==> flow/design.v <==
module maze(clk, reset, start_i, row_i, action_o, coord_o);
    input clk,reset, start_i;
    input [15:0] row_i;
    output reg [1:0] action_o;
    output reg [5:0] coord_o;
    reg [1:0] map [64-1:0];
    reg [1:0] direction [64-1:0];
    (* fsm_encoding = "none" *) reg [1:0] state;
    reg [5:0] cnt;
    reg [5:0] START, END;
    reg [7:0] i;
    always @(posedge clk or posedge reset) begin
        if(reset) begin
            state <= 2'd0;
            action_o <= 2'b00;
        end
        else begin
            case (state)
                2'd0: begin
                   state <= start_i ? 2'd1 : 2'd0;
                   action_o <= start_i ? 2'b01 : 2'b00;
                   cnt <= 1'b0;
                   coord_o <= 6'b0; 
                end
                2'd1: begin
                    if(cnt!=8) begin
                        for(i = 0; i != 8; i = i + 1) begin
                            map[cnt + (i << 3)] <= row_i >> (14 - (i << 1)); 
                        end
                    end
                    else begin
                        START <= ((row_i[15:12]) << 3) + (row_i[11:8]);
                        END <= ((row_i[7:4]) << 3) + (row_i[3:0]);
                        state <= 2'd2;
                        action_o <= 2'b10;
                    end
                    cnt <= cnt + 1;
                end
                2'd2: begin
                    for (i = 0; i != 64; i = i + 1) begin
                        if(map[i] == 2'b11) begin
                            if(i < 56) begin
                                if(map[i+8] == 2'b00) begin
                                    map[i+8] <= 2'b11;
                                    direction[i+8] <= 2'b10;
                                end
                                if(map[i+8] == 2'b10) begin
                                    direction[i+8] <= 2'b10;
                                    state <= 2'd3;
                                    action_o <= 2'b11;
                                    coord_o  <= START;
                                end
                            end
                            if(i > 7) begin
                                if(map[i-8] == 2'b00) begin
                                    map[i-8] <= 2'b11;
                                    direction[i-8] <= 2'b11;
                                end
                                if(map[i-8] == 2'b10) begin
                                    direction[i-8] <= 2'b11;
                                    state <= 2'd3;
                                    action_o <= 2'b11;
                                    coord_o  <= START;
                                end
                            end
                            if(i[2:0] != 0) begin
                                if(map[i-1] == 2'b00) begin
                                    map[i-1] <= 2'b11;
                                    direction[i-1] <= 2'b01;
                                end
                                if(map[i-1] == 2'b10) begin
                                    direction[i-1] <= 2'b01;
                                    state <= 2'd3;
                                    action_o <= 2'b11;
                                    coord_o  <= START;
                                end
                            end
                            if(i[2:0] != 7) begin
                                if(map[i+1] == 2'b00) begin
                                    map[i+1] <= 2'b11;
                                    direction[i+1] <= 2'b00;
                                end
                                if(map[i+1] == 2'b10) begin
                                    direction[i+1] <= 2'b00;
                                    state <= 2'd3;
                                    action_o <= 2'b11;
                                    coord_o  <= START;
                                end
                            end
                            map[i] <= 2'b01;
                        end
                    end
                end
                2'd3: begin
                    if(coord_o != END) begin
                        if(direction[coord_o] == 2'b00) begin
                            coord_o <= coord_o - 1;
                        end
                        else if(direction[coord_o] == 2'b01) begin
                            coord_o <= coord_o + 1;
                        end
                        else if(direction[coord_o] == 2'b10) begin
                            coord_o <= coord_o - 8;
                        end
                        else if(direction[coord_o] == 2'b11) begin
                            coord_o <= coord_o + 8;
                        end
                    end
                    else begin
                        action_o <= 2'b00;
                        state <= 2'd0;
                    end
                end
                default: begin
                end
            endcase
        end
    end
endmodule
Memo
Re: synthesis data of maze

* Tool chain data of maze
Module maze before and after one edit of its RTL, step after step.
"before" refers to lines of the RTL above, "after" to lines of the edited file.
"change" is "after" less "before", of the values as shown; "relative change" is that difference over "before", in percent.
Library cell names are shortened.
The mark n/a stands for no value.
- Top :: maze
- Clock input :: clk
- Library :: sky130hd
- Library corner :: tt_025C_1v80

* The edit
The edit as a unified diff against the file above.
A script made this edit. It changes what the design does and was not meant as an optimisation.
#+begin_src diff
@@ -10,10 +10,6 @@
     reg [5:0] START, END;
     reg [7:0] i;
-    always @(posedge clk or posedge reset) begin
-        if(reset) begin
-            state <= 2'd0;
-            action_o <= 2'b00;
-        end
-        else begin
+    always @(posedge clk) begin
+        begin
             case (state)
                 2'd0: begin
#+end_src

* After elaboration
Counts by Yosys on the flattened word-level netlist (proc, flatten, opt, wreduce). Print and check cells are left out.
Memory sizes are those after Yosys's memory passes, which may raise the word count (mostly to a power of two), join words into wider ones and drop unused or constant bits.
** Bit counts
- flip-flop bits (word level) :: before 284, after 156, change -128, relative change -45.07%
- memory bits (writable) :: before 0, after 128, change +128
- memories :: before 0, after 1, change +1
- word-level cells :: before 3785, after 3691, change -94, relative change -2.48%
** Operators by class
- add/subtract/negate cells :: before 14, after 14, change 0, relative change 0.00%
- eq/ne operators :: before 772, after 249, change -523, relative change -67.75%
- muxes and demuxes :: before 2715, after 2621, change -94, relative change -3.46%
- bitwise logic cells :: before 2, after 661, change +659, relative change +32950.00%
- reductions and logical operators :: before 148, after 75, change -73, relative change -49.32%
** Operators by type and width
- 2-to-1 mux 2 bit :: before 2352, after 1633, change -719, relative change -30.57%
- 2-to-1 mux 1 bit :: before 1, after 385, change +384, relative change +38400.00%
- bitwise OR 1 bit :: before 0, after 384, change +384
- == test 6 bit (second input constant) :: before 288, after 32, change -256, relative change -88.89%
- parallel mux 2 bit (select 2 bit) :: before 64, after 289, change +225, relative change +351.56%
- AND 1 bit :: before 0, after 184, change +184
- == test 6 x 5 -> 1 bit (second input constant) :: before 144, after 16, change -128, relative change -88.89%
- NOT 1 bit :: before 2, after 93, change +91, relative change +4550.00%
- AND reduction 4 bit :: before 65, after 0, change -65, relative change -100.00%
- == test 6 x 4 -> 1 bit (second input constant) :: before 72, after 8, change -64, relative change -88.89%
- != test 9 bit (second input constant) :: before 64, after 0, change -64, relative change -100.00%
- == test 6 bit (both inputs constant) :: before 0, after 46, change +46
- == test 6 x 3 -> 1 bit (second input constant) :: before 36, after 4, change -32, relative change -88.89%
- 2-to-1 mux 6 bit :: before 293, after 309, change +16, relative change +5.46%
- == test 6 x 2 -> 1 bit (second input constant) :: before 18, after 2, change -16, relative change -88.89%
- == test 6 x 1 -> 1 bit (second input constant) :: before 9, after 1, change -8, relative change -88.89%
- logical NOT 6 bit :: before 9, after 1, change -8, relative change -88.89%
- OR reduction 3 bit :: before 0, after 2, change +2
- != test 2 bit (second input constant) :: before 4, after 3, change -1, relative change -25.00%
- AND reduction 2 bit :: before 2, after 1, change -1, relative change -50.00%
- nonzero test 2 bit :: before 2, after 1, change -1, relative change -50.00%
- == test 2 bit (second input constant) :: before 132, after 132, change 0, relative change 0.00%
- logical NOT 2 bit :: before 66, after 66, change 0, relative change 0.00%
- adder 6 bit (second input constant) :: before 4, after 4, change 0, relative change 0.00%
- adder 6 x 1 -> 6 bit (second input constant) :: before 2, after 2, change 0, relative change 0.00%
- adder 6 x 4 -> 6 bit :: before 2, after 2, change 0, relative change 0.00%
- adder 6 x 4 -> 6 bit (second input constant) :: before 2, after 2, change 0, relative change 0.00%
- adder 6 x 5 -> 6 bit (second input constant) :: before 2, after 2, change 0, relative change 0.00%
The list need not be complete.

* Longest topological paths
Depth = most cells in a row (Yosys ltp): at word level without a register or memory, in the mapped netlist without a sequential cell, where the memories' decode and read muxes count.
** Logic depth
- word-level depth :: before 290, after 290, change 0, relative change 0.00%
- ABC_AREA :: before 0, after 0
- depth in mapped cells :: before 14, after 15, change +1, relative change +7.14%
- depth with buffers taken out :: before 11, after 11, change 0, relative change 0.00%

* After synthesis
Yosys stat after the flow's synthesis: flattened, memories mapped to cells. It holds for the ABC_AREA given above (unset counts as 0); a run with the other value may have another netlist.
** Mapped netlist
- standard cells after synthesis :: before 3735, after 3214, change -521, relative change -13.95%
- chip area (Yosys) (um^2) :: before 27975.6, after 23687.7, change -4287.9, relative change -15.33%
- flip-flop cells :: before 284, after 284, change 0, relative change 0.00%
** Cell types
- nor2_1 :: before 625, after 321, change -304, relative change -48.64%
- a211oi_1 :: before 230, after 44, change -186, relative change -80.87%
- o21ai_0 :: before 178, after 345, change +167, relative change +93.82%
- mux2i_1 :: before 172, after 13, change -159, relative change -92.44%
- a21oi_1 :: before 487, after 346, change -141, relative change -28.95%
- nand2_1 :: before 308, after 404, change +96, relative change +31.17%
- dfxtp_1 :: before 0, after 96, change +96
- edfxtp_1 :: before 280, after 188, change -92, relative change -32.86%
- clkbuf_1 :: before 304, after 234, change -70, relative change -23.03%
- a22oi_1 :: before 92, after 35, change -57, relative change -61.96%
- o22ai_1 :: before 33, after 90, change +57, relative change +172.73%
- o41ai_1 :: before 59, after 3, change -56, relative change -94.92%
- a221oi_1 :: before 51, after 19, change -32, relative change -62.75%
- inv_1 :: before 87, after 59, change -28, relative change -32.18%
- nand4_1 :: before 14, after 42, change +28, relative change +200.00%
- a211o_1 :: before 31, after 5, change -26, relative change -83.87%
- and2_1 :: before 42, after 64, change +22, relative change +52.38%
- o211ai_1 :: before 7, after 29, change +22, relative change +314.29%
The list need not be complete.

* Path before layout
OpenSTA on the mapped netlist: ideal clock, no wires. The path of least setup slack (recovery checks aside). Input and output delay are each 20% of the period. Register names are those of the netlist, which keeps one name where synthesis merged equal registers.
** Timing post-synthesis
- path type :: before reg-to-reg, after reg-to-reg
- start :: before register cnt[3], after register state[0]
- end :: before register map[47][0], after register (no name shown)
- clock period (ns) :: before 3.7, after 3.7, change 0.0, relative change 0.00%
- time at the first pin (ns) :: before 0.000, after 0.000, change 0.000
- arrival (ns) :: before 3.123, after 3.540, change +0.417, relative change +13.35%
- required time (ns) :: before 3.512, after 3.371, change -0.141, relative change -4.01%
- slack (ns) :: before 0.389, after -0.169, change -0.558
- delay of the path (ns) :: before 3.311, after 3.869, change +0.558, relative change +16.85%
- stages :: before 14, after 7, change -7, relative change -50.00%
- synthesis period reached (ns) :: before 3.311, after 3.869, change +0.558, relative change +16.85%
"delay of the path" = arrival - input delay + setup time.
"stages": output pins that drive a net of the path, with the launching flip-flop's if there is one; two outputs of one cell count as two.
"synthesis period reached" = period - worst setup slack (recovery checks aside). The figure is calculated, with input and output delays left at 20% of the set period.
Between the ends stands the longest chain of elaborated cells between them, by number of cells; it is not shown to be the way that was timed. Of several equally long chains one is given.
Each line given opens the expression or statement behind the cell; cells for indexed reads and writes are added by Yosys, which also makes memories of some case tables.
A register here has more assigning lines than the two given.
Where a signal picks the word or bit written, the line may be left out of the assigning lines.
before: Ways into the end's enable are left out, as the timed path ends at the data pin.
On the way, post-synthesis, before:
- Cells stage by stage :: edfxtp_1 buf_2 inv_1 ha_1 clkbuf_1 buf_2 buf_2 nand2_1 clkbuf_1 nor2_1 a21oi_1 a211oi_1 a221oi_1 o41ai_1
- Cells in the longest elaborated chain :: 11
** Ends and longest elaborated chain, post-synthesis, before
- start, declared :: line 9 : reg [5:0] cnt;
- start, assigned :: line 22 : cnt <= 1'b0;
- start, assigned :: line 37 : cnt <= cnt + 1;
- adder 6 x 4 -> 6 bit :: line 28 : map[cnt + (i << 3)] <= row_i >> (14 - (i << 1));
- == test 6 bit :: line 28
- 2-to-1 mux 2 bit (7 in a row) :: line 28
- 2-to-1 mux 2 bit :: line 26 : if(cnt!=8) begin
- parallel mux 2 bit (select 2 bit) :: line 18 : case (state)
- end, assigned :: line 44 : map[i+8] <= 2'b11;
- end, assigned :: line 56 : map[i-8] <= 2'b11;
- end, declared :: line 6 : reg [1:0] map [64-1:0];
On the way, post-synthesis, after:
- Cells stage by stage :: edfxtp_1 inv_1 ha_1 clkbuf_1 clkbuf_1 clkbuf_1 a21boi_0
** Ends and longest elaborated chain, post-synthesis, after
- start, declared :: line 8 : (* fsm_encoding = "none" *) reg [1:0] state;
- start, assigned :: line 16 : state <= start_i ? 2'd1 : 2'd0;
- start, assigned :: line 30 : state <= 2'd2;
after: Chain of elaborated cells between the ends: none given.

* Path in the finished layout
Path of least setup slack in the final report of the runs of pair 1 (OpenROAD, finished layout, wires in). Where an end is a register, its clock arrival counts in the times.
** Timing after layout
- path type :: before reg-to-reg, after reg-to-reg
- start :: before register coord_o[4], after register cnt[4]
- end :: before register coord_o[5], after memory map[53][0]
- clock period (ns) :: before 3.63, after 3.63, change 0.00, relative change 0.00%
- time at the first pin (ns) :: before 0.56, after 0.59, change +0.03, relative change +5.36%
- arrival (ns) :: before 3.82, after 4.06, change +0.24, relative change +6.28%
- required time (ns) :: before 4.06, after 4.12, change +0.06, relative change +1.48%
- slack (ns) :: before 0.23, after 0.06, change -0.17
- stages :: before 12, after 14, change +2, relative change +16.67%
Between the ends stands the longest chain of elaborated cells between them, by number of cells; it is not shown to be the way that was timed. Of several equally long chains one is given.
A register here has more assigning lines than the two given.
before: Ways into the end's enable are left out, as the timed path ends at the data pin.
On the way, after layout, before:
- Cells stage by stage :: edfxtp_1 buf_4 nand2b_1 o22ai_1 o21ai_0 nand4_1 or3_1 a41o_1 buf_4 mux2i_1 a2111oi_0 nand3b_1
- Cells in the longest elaborated chain :: 26
** Ends and longest elaborated chain, after layout, before
- start, declared :: line 5 : output reg [5:0] coord_o;
- start, assigned :: line 97 : coord_o <= coord_o - 1;
- start, assigned :: line 100 : coord_o <= coord_o + 1;
- == test 6 bit :: line 96 : if(direction[coord_o] == 2'b00) begin
- parallel mux 2 bit (select 64 bit) :: line 96
- 2-to-1 mux 2 bit :: line 95 : if(coord_o != END) begin
- 2-to-1 mux 2 bit :: line 18 : case (state)
- logical NOT 2 bit :: line 96
- 2-to-1 mux 2 bit :: line 96
- 2-to-1 mux 2 bit :: line 95
- (+12 left out)
- == test 2 bit :: line 105 : else if(direction[coord_o] == 2'b11) begin
- 2-to-1 mux 6 bit :: line 105
- 2-to-1 mux 6 bit :: line 102 : else if(direction[coord_o] == 2'b10) begin
- 2-to-1 mux 6 bit :: line 99 : else if(direction[coord_o] == 2'b01) begin
- 2-to-1 mux 6 bit :: line 96
- 2-to-1 mux 6 bit :: line 95
- parallel mux 6 bit (select 3 bit) :: line 18
- end, assigned :: line 97
- end, assigned :: line 100
- end, declared :: line 5
On the way, after layout, after:
- Cells stage by stage :: edfxtp_1 inv_1 ha_1 nand2b_1 nor2_1 nor2_1 buf_4 o21ai_0 a21oi_1 a21oi_1 o32a_1 o22ai_1 buf_4 nand2_1
- Cells in the longest elaborated chain :: 3
** Ends and longest elaborated chain, after layout, after
- start, declared :: line 9 : reg [5:0] cnt;
- start, assigned :: line 18 : cnt <= 1'b0;
- start, assigned :: line 33 : cnt <= cnt + 1;
- adder 6 x 4 -> 6 bit :: line 24 : map[cnt + (i << 3)] <= row_i >> (14 - (i << 1));
- 2-to-1 mux 6 bit :: line 22 : if(cnt!=8) begin
- 2-to-1 mux 6 bit :: line 14 : case (state)
- end, declared :: line 6 : reg [1:0] map [64-1:0];

* Flow runs
Runs of the flow (Yosys, OpenROAD) on both versions; the two runs of a pair have the same settings. The constraints put input and output delay at 20% of the set period each and load the outputs with 0.01 pF.
Flow settings, pair 1:
- period_ns :: 3.63
- CAP_MARGIN :: 20
- CORE_MARGIN :: 2
- CORE_UTILIZATION :: 40
- SLEW_MARGIN :: 20
** Final reports, pair 1
- synthesized cell area (um^2) :: before 27975.6, after 23687.7, change -4287.9, relative change -15.33%
- area inside the die boundary (um^2) :: before 72070.8, after 61182.0, change -10888.8, relative change -15.11%
- standard-cell area after layout (um^2) :: before 31380.1, after 28086.9, change -3293.2, relative change -10.49%
- utilization after layout :: before 0.455, after 0.478, change +0.023
- worst slack on setup checks (ns) :: before 0.233, after 0.057, change -0.176
- setup total negative slack (ns) :: before 0.000, after 0.000, change 0.000
- worst hold slack in the final report (ns) :: before 0.515, after 0.519, change +0.004
- total power after layout (µW) :: before 25899, after 32219, change +6320, relative change +24.40%
- period reached (ns) :: before 3.397, after 3.573, change +0.176, relative change +5.18%
Flow settings, pair 2:
- ABC_AREA :: 1
- CORE_UTILIZATION :: 39
- GPL_TIMING_DRIVEN :: 0
- PLACE_DENSITY :: 0.66
- SETUP_SLACK_MARGIN :: 0.38
- period_ns :: 4.97
- CAP_MARGIN :: 20
- CORE_MARGIN :: 2
- SLEW_MARGIN :: 20
** Final reports, pair 2
- synthesized cell area (um^2) :: before 27964.3, after 28320.9, change +356.6, relative change +1.28%
- area inside the die boundary (um^2) :: before 73861.7, after 74788.6, change +926.9, relative change +1.25%
- standard-cell area after layout (um^2) :: before 30693.2, after 31240.0, change +546.8, relative change +1.78%
- utilization after layout :: before 0.431, after 0.436, change +0.005
- worst slack on setup checks (ns) :: before 0.181, after 0.311, change +0.130
- setup total negative slack (ns) :: before 0.000, after 0.000, change 0.000
- worst hold slack in the final report (ns) :: before 0.566, after 0.594, change +0.028
- total power after layout (µW) :: before 20106, after 21153, change +1047, relative change +5.21%
- period reached (ns) :: before 4.789, after 4.659, change -0.130, relative change -2.71%
"period reached" means the clock period less the worst setup slack. The figure is calculated, with input and output delays left at 20% of the set period.
"total power after layout": no workload was simulated; the value follows from the tool's default switching activity.
